==> flow/design.v <==
module alu16bit (
  input clk,                 
  input reset,               
  input [2:0] operation,     
  input [15:0] operand_A,
  input [15:0] operand_B,
  output reg [31:0] result, 
  output reg carry_flag,
  output reg zero_flag
);
parameter [2:0] ADD  = 3'b000,
                SUB  = 3'b001,
                MUL  = 3'b010,
                AND  = 3'b011,
                OR   = 3'b100,
                NAND = 3'b101,
                NOR  = 3'b110,
                XOR  = 3'b111;
reg [31:0] alu_result;  
reg alu_carry;
reg alu_zero;
always @(*) begin
  alu_result = 32'b0;
  alu_carry  = 1'b0;
  alu_zero   = 1'b0;
  case (operation)
    ADD: begin
      {alu_carry, alu_result} = {1'b0, operand_A} + {1'b0, operand_B};
      alu_zero = (alu_result[15:0] == 16'b0);
    end
    SUB: begin
      {alu_carry, alu_result} = {1'b0, operand_A} - {1'b0, operand_B};
      alu_zero = (alu_result[15:0] == 16'b0);
    end
    MUL: begin
      alu_result = operand_A * operand_B;   
      alu_zero = (alu_result == 32'b0);
    end
    AND: begin
      alu_result = {16'b0, (operand_A & operand_B)};
      alu_zero = (alu_result[15:0] == 16'b0);
    end
    OR: begin
      alu_result = {16'b0, (operand_A | operand_B)};
      alu_zero = (alu_result[15:0] == 16'b0);
    end
    NAND: begin
      alu_result = {16'b0, ~(operand_A & operand_B)};
      alu_zero = (alu_result[15:0] == 16'b0);
    end
    NOR: begin
      alu_result = {16'b0, ~(operand_A | operand_B)};
      alu_zero = (alu_result[15:0] == 16'b0);
    end
    XOR: begin
      alu_result = {16'b0, (operand_A ^ operand_B)};
      alu_zero = (alu_result[15:0] == 16'b0);
    end
    default: begin
      alu_result = 32'b0;
      alu_carry  = 1'b0;
      alu_zero   = 1'b1;
    end
  endcase
end
always @(posedge clk) begin
  if (reset) begin
    result     <= 32'b0;
    carry_flag <= 1'b0;
    zero_flag  <= 1'b0;
  end else begin
    result     <= alu_result;
    carry_flag <= alu_carry;
    zero_flag  <= alu_zero;
  end
end
endmodule
--- tool output ---
=== Reports on alu16bit ===
Each step is given for the RTL above and for the edited RTL.
"unedited" refers to lines of the RTL above, "edited" to lines of the edited file.
"change": "edited" minus "unedited" as printed here.
Operators: Yosys type, input widths -> output width; for muxes data width and select width s.
Library cell names are shortened.
The mark -- stands for no value.

* Top module: alu16bit
* Clock input: clk
* Library: sky130hd
* Timing corner: tt_025C_1v80

=== The edit ===
Unified diff, file above to edited file.
The edit is scripted: it alters the design's behaviour and was not made to optimise anything.

<pre>
@@ -30,5 +30,5 @@
     end
     SUB: begin
-      {alu_carry, alu_result} = {1'b0, operand_A} - {1'b0, operand_B};
+      {alu_carry, alu_result} = {1'b0, operand_A} + {1'b0, operand_B};
       alu_zero = (alu_result[15:0] == 16'b0);
     end
</pre>

=== Word level ===
Yosys after proc, flatten, opt, wreduce and memory -nomap, before mapping. Enables and synchronous resets that opt folds into registers are not counted as muxes. Memory bits, and registers merged into a memory's read port (data or address), are not among the register bits. Print and check cells are not counted. Equal cells are merged and count once.

{| class="wikitable"
|+ Bit counts
! element !! unedited !! edited !! change
|-
| word-level cells || 31 || 30 || -1
|-
| register bits || 34 || 34 || 0
|-
| output and inout bits || 34 || 34 || 0
|}

{| class="wikitable"
|+ Cells by class
! element !! unedited !! edited !! change
|-
| mux-type cells || 3 || 3 || 0
|-
| reductions and logical operators || 10 || 10 || 0
|-
| eq/ne operators || 7 || 7 || 0
|-
| bitwise gates (word level) || 5 || 5 || 0
|-
| $add $sub $neg || 2 || 1 || -1
|-
| $mul || 1 || 1 || 0
|}

{| class="wikitable"
|+ Operators with widths
! cell !! unedited !! edited !! change
|-
| $logic_not 16->1 || 7 || 6 || -1
|-
| $pmux 1 s3 || 1 || 0 || -1
|-
| $pmux 1 s8 || 1 || 0 || -1
|-
| $pmux 32 s8 || 1 || 0 || -1
|-
| $sub 16x16->17 || 1 || 0 || -1
|-
| $pmux 1 s2 || 0 || 1 || +1
|-
| $pmux 1 s7 || 0 || 1 || +1
|-
| $pmux 32 s7 || 0 || 1 || +1
|-
| $reduce_or 2->1 || 0 || 1 || +1
|-
| $eq 3x3->1 const B || 4 || 4 || 0
|-
| $eq 3x2->1 const B || 2 || 2 || 0
|-
| $not 16->16 || 2 || 2 || 0
|-
| $add 16x16->17 || 1 || 1 || 0
|-
| $and 16x16->16 || 1 || 1 || 0
|-
| $eq 3x1->1 const B || 1 || 1 || 0
|-
| $logic_not 3->1 || 1 || 1 || 0
|-
| $logic_not 32->1 || 1 || 1 || 0
|-
| $mul 16x16->32 || 1 || 1 || 0
|-
| $or 16x16->16 || 1 || 1 || 0
|-
| $reduce_or 6->1 || 1 || 1 || 0
|-
| $xor 16x16->16 || 1 || 1 || 0
|}

=== Logic depth ===
Depth = most cells in a row (Yosys ltp): at word level without a register or memory, in the mapped netlist without a sequential cell, where the memories' decode and read muxes count.

{| class="wikitable"
|+ Depth
! element !! unedited !! edited !! change
|-
| depth after elaboration || 4 || 4 || 0
|-
| ABC_AREA || 0 || 0 || --
|-
| mapped depth || 25 || 24 || -1
|}

=== Netlist ===
The flow's flattened synthesis, as Yosys stat reports it; memories are mapped. The netlist is that of the ABC_AREA named above (0 if unset); the other value can give another one.

{| class="wikitable"
|+ Cell types
! cell type !! unedited !! edited !! change
|-
| nor2_1 || 187 || 162 || -25
|-
| inv_1 || 282 || 264 || -18
|-
| ha_1 || 152 || 136 || -16
|-
| o21ai_0 || 52 || 37 || -15
|-
| nor3_1 || 33 || 20 || -13
|-
| nand2_1 || 194 || 184 || -10
|-
| xor2_1 || 24 || 17 || -7
|-
| xnor2_1 || 29 || 23 || -6
|-
| o21a_1 || 12 || 6 || -6
|-
| a21oi_1 || 67 || 62 || -5
|-
| nand3_1 || 19 || 14 || -5
|-
| or3_1 || 12 || 7 || -5
|-
| o21ai_1 || 6 || 1 || -5
|-
| nand4_1 || 21 || 17 || -4
|-
| nor2b_1 || 7 || 11 || +4
|-
| or2_2 || 4 || 0 || -4
|-
| clkbuf_1 || 59 || 56 || -3
|-
| o21bai_1 || 10 || 7 || -3
|}

Not every row of either side is listed.

{| class="wikitable"
|+ Mapped netlist
! element !! unedited !! edited !! change
|-
| buffers || 76 || 77 || +1
|-
| synthesis area (um^2) || 12602.1 || 11492.3 || -1109.8
|-
| mapped cells || 1602 || 1439 || -163
|-
| sequential area (um^2) || 680.7 || 660.6 || -20.1
|-
| flip-flop cells || 34 || 33 || -1
|}

=== Path before layout ===
Source: OpenSTA report_checks on the synthesized netlist (no wires, ideal clock, input and output delay 20% of the period each), path of least setup slack; recovery checks are left aside. Register names are those of the netlist, which keeps one name where synthesis merged equal registers.

{| class="wikitable"
|+ Path after synthesis
! element !! unedited !! edited !! change
|-
| path type || input-to-reg || input-to-reg || --
|-
| start point || input operand_B[4] || input operand_B[4] || --
|-
| end point || register result[30] || register zero_flag || --
|-
| path buffers || 1 || 2 || +1
|-
| driving pins on the path || 24 || 24 || 0
|-
| path delay (ps) || 5841 || 5907 || +66
|-
| input delay (ps) || 1440 || 1440 || 0
|-
| data arrival time (ps) || 7215 || 7289 || +74
|-
| slack (ps) || -80 || -147 || -67
|-
| period (ps) || 7200 || 7200 || 0
|-
| time at the first pin (ps) || 1440 || 1440 || 0
|-
| synthesis period reached (ps) || 7280 || 7347 || +67
|}

"path delay" is the arrival time less input delay plus setup time.
"driving pins on the path" counts driving pins, that of a launching flip-flop among them; a cell with two outputs on the path counts twice.
"synthesis period reached" = period - worst setup slack (recovery checks aside). The figure is calculated, with input and output delays left at 20% of the set period.
Between the ends stands the longest chain of elaborated cells between them, by number of cells; it is not shown to be the way that was timed. Of several equally long chains one is given.
A line is the first line of the expression or statement that the cell stems from. Yosys adds cells for indexed reads and writes and turns some case tables into memories.

Between the ends, after synthesis, unedited:
* Cells stage by stage: inv_1 > buf_1 > nor2_1 > fa_1 > inv_1 > fa_1 > fa_1 > inv_1 > fa_1 > fa_1 > inv_1 > fa_1 > inv_1 > ha_1 > nand3_1 > nor2_1 > a221oi_1 > o221a_2 > a2bb2oi_1 > a31oi_1 > or3_1 > and4_1 > o21a_1 > nor2_1
* Length of the longest elaborated chain: 2
* Elaborated cells on any way between the ends: 3
* Those cells by class: add/sub: 1; mul: 1; mux: 1

{| class="wikitable"
|+ Ends and longest elaborated chain, after synthesis, unedited
! element !! line !! text
|-
| from (decl) || 6 || <nowiki>input [15:0] operand_B,</nowiki>
|-
| $mul 16x16->32 || 36 || <nowiki>alu_result = operand_A * operand_B;</nowiki>
|-
| $pmux 32 s8 || 26 || <nowiki>case (operation)</nowiki>
|-
| to (assign) || 68 || <nowiki>result     <= 32'b0;</nowiki>
|-
| to (assign) || 72 || <nowiki>result     <= alu_result;</nowiki>
|-
| to (decl) || 7 || <nowiki>output reg [31:0] result,</nowiki>
|}

Between the ends, after synthesis, edited:
* Cells stage by stage: inv_1 > buf_1 > nor2_1 > fa_1 > inv_1 > fa_1 > fa_1 > fa_1 > inv_1 > fa_1 > inv_1 > fa_1 > inv_1 > ha_1 > clkbuf_1 > nand2_1 > o21ai_0 > a31oi_1 > a211oi_1 > or4b_1 > a31oi_1 > nand4_1 > nor4bb_1 > a41o_2
* Length of the longest elaborated chain: 4
* Elaborated cells on any way between the ends: 15
* Those cells by class: add/sub: 1; mul: 1; mux: 1; logic: 5; reduce/logical: 7

{| class="wikitable"
|+ Ends and longest elaborated chain, after synthesis, edited
! element !! line !! text
|-
| from (decl) || 6 || <nowiki>input [15:0] operand_B,</nowiki>
|-
| $or 16x16->16 || 52 || <nowiki>alu_result = {16'b0, ~(operand_A | operand_B)};</nowiki>
|-
| $not 16->16 || 52 ||
|-
| $logic_not 16->1 || 53 || <nowiki>alu_zero = (alu_result[15:0] == 16'b0);</nowiki>
|-
| $pmux 1 s7 || 26 || <nowiki>case (operation)</nowiki>
|-
| to (assign) || 70 || <nowiki>zero_flag  <= 1'b0;</nowiki>
|-
| to (assign) || 74 || <nowiki>zero_flag  <= alu_zero;</nowiki>
|-
| to (decl) || 9 || <nowiki>output reg zero_flag</nowiki>
|}

=== Worst path after layout ===
Path of least setup slack in the final report of the runs of pair A (OpenROAD, finished layout, wires in). Where an end is a register, its clock arrival counts in the times.
The path's times are printed in steps of 10 ps; the period is the one set.

{| class="wikitable"
|+ Path after layout
! element !! unedited !! edited !! change
|-
| path type || input-to-reg || input-to-reg || --
|-
| start point || input operand_A[5] || input operand_A[11] || --
|-
| end point || register zero_flag || register zero_flag || --
|-
| input delay (ps) || 1440 || 1440 || 0
|-
| data arrival time (ps) || 7260 || 7430 || +170
|-
| slack (ps) || 150 || -10 || -160
|-
| time at the first pin (ps) || 1440 || 1440 || 0
|-
| path buffers || 3 || 2 || -1
|-
| driving pins on the path || 24 || 24 || 0
|-
| period (ps) || 7200 || 7200 || 0
|}

Between the ends stands the longest chain of elaborated cells between them, by number of cells; it is not shown to be the way that was timed. Of several equally long chains one is given.

Between the ends, after layout, unedited:
* Cells stage by stage: buf_2 > buf_4 > buf_4 > nand2_1 > fa_2 > inv_1 > fa_1 > fa_2 > fa_1 > fa_1 > inv_1 > fa_1 > inv_2 > ha_4 > nand3_4 > nor2_4 > a221oi_4 > o221a_4 > o21ai_2 > xor2_1 > or3_4 > nor4_4 > nand4_1 > o21ai_1
* Length of the longest elaborated chain: 4
* Elaborated cells on any way between the ends: 17
* Those cells by class: add/sub: 2; mul: 1; mux: 1; logic: 5; reduce/logical: 8

{| class="wikitable"
|+ Ends and longest elaborated chain, after layout, unedited
! element !! line !! text
|-
| from (decl) || 5 || <nowiki>input [15:0] operand_A,</nowiki>
|-
| $or 16x16->16 || 52 || <nowiki>alu_result = {16'b0, ~(operand_A | operand_B)};</nowiki>
|-
| $not 16->16 || 52 ||
|-
| $logic_not 16->1 || 53 || <nowiki>alu_zero = (alu_result[15:0] == 16'b0);</nowiki>
|-
| $pmux 1 s8 || 26 || <nowiki>case (operation)</nowiki>
|-
| to (assign) || 70 || <nowiki>zero_flag  <= 1'b0;</nowiki>
|-
| to (assign) || 74 || <nowiki>zero_flag  <= alu_zero;</nowiki>
|-
| to (decl) || 9 || <nowiki>output reg zero_flag</nowiki>
|}

Between the ends, after layout, edited:
* Cells stage by stage: clkbuf_4 > inv_4 > buf_4 > nor2_1 > fa_1 > inv_1 > fa_2 > inv_1 > fa_1 > fa_1 > fa_1 > inv_2 > fa_1 > inv_2 > ha_4 > a21oi_4 > nand2_2 > a31oi_4 > a211oi_4 > or4b_1 > a31oi_1 > nand4_1 > nor4bb_4 > a41o_2
* Length of the longest elaborated chain: 4
* Elaborated cells on any way between the ends: 15
* Those cells by class: add/sub: 1; mul: 1; mux: 1; logic: 5; reduce/logical: 7

{| class="wikitable"
|+ Ends and longest elaborated chain, after layout, edited
! element !! line !! text
|-
| from (decl) || 5 || <nowiki>input [15:0] operand_A,</nowiki>
|-
| $or 16x16->16 || 52 || <nowiki>alu_result = {16'b0, ~(operand_A | operand_B)};</nowiki>
|-
| $not 16->16 || 52 ||
|-
| $logic_not 16->1 || 53 || <nowiki>alu_zero = (alu_result[15:0] == 16'b0);</nowiki>
|-
| $pmux 1 s7 || 26 || <nowiki>case (operation)</nowiki>
|-
| to (assign) || 70 || <nowiki>zero_flag  <= 1'b0;</nowiki>
|-
| to (assign) || 74 || <nowiki>zero_flag  <= alu_zero;</nowiki>
|-
| to (decl) || 9 || <nowiki>output reg zero_flag</nowiki>
|}

=== Flow runs ===
Runs of the flow (Yosys, OpenROAD) on both versions; the two runs of a pair have the same settings. The constraints put input and output delay at 20% of the set period each and load the outputs with 0.01 pF.

Settings, pair A:
* period_ns: 7.2
* CAP_MARGIN: 20
* CORE_MARGIN: 2
* CORE_UTILIZATION: 40
* SLEW_MARGIN: 20

{| class="wikitable"
|+ Measured results, pair A
! element !! unedited !! edited !! change
|-
| die area (um^2) || 32940.4 || 30102.2 || -2838.2
|-
| utilization in the final report || 0.545 || 0.557 || +0.012
|-
| total negative slack on setup checks (ps) || 0 || -9 || -9
|-
| area of the standard cells in the finished layout (um^2) || 16813.6 || 15850.2 || -963.4
|-
| mapped cell area after synthesis (um^2) || 12602.1 || 11492.3 || -1109.8
|-
| lowest hold slack (ps) || 1888 || 2050 || +162
|-
| clock period achieved (ps) || 7046 || 7209 || +163
|-
| worst slack on setup checks (ps) || 154 || -9 || -163
|}

"clock period achieved" = clock period - worst setup slack. The figure is calculated, with input and output delays left at 20% of the set period.
--- end ---
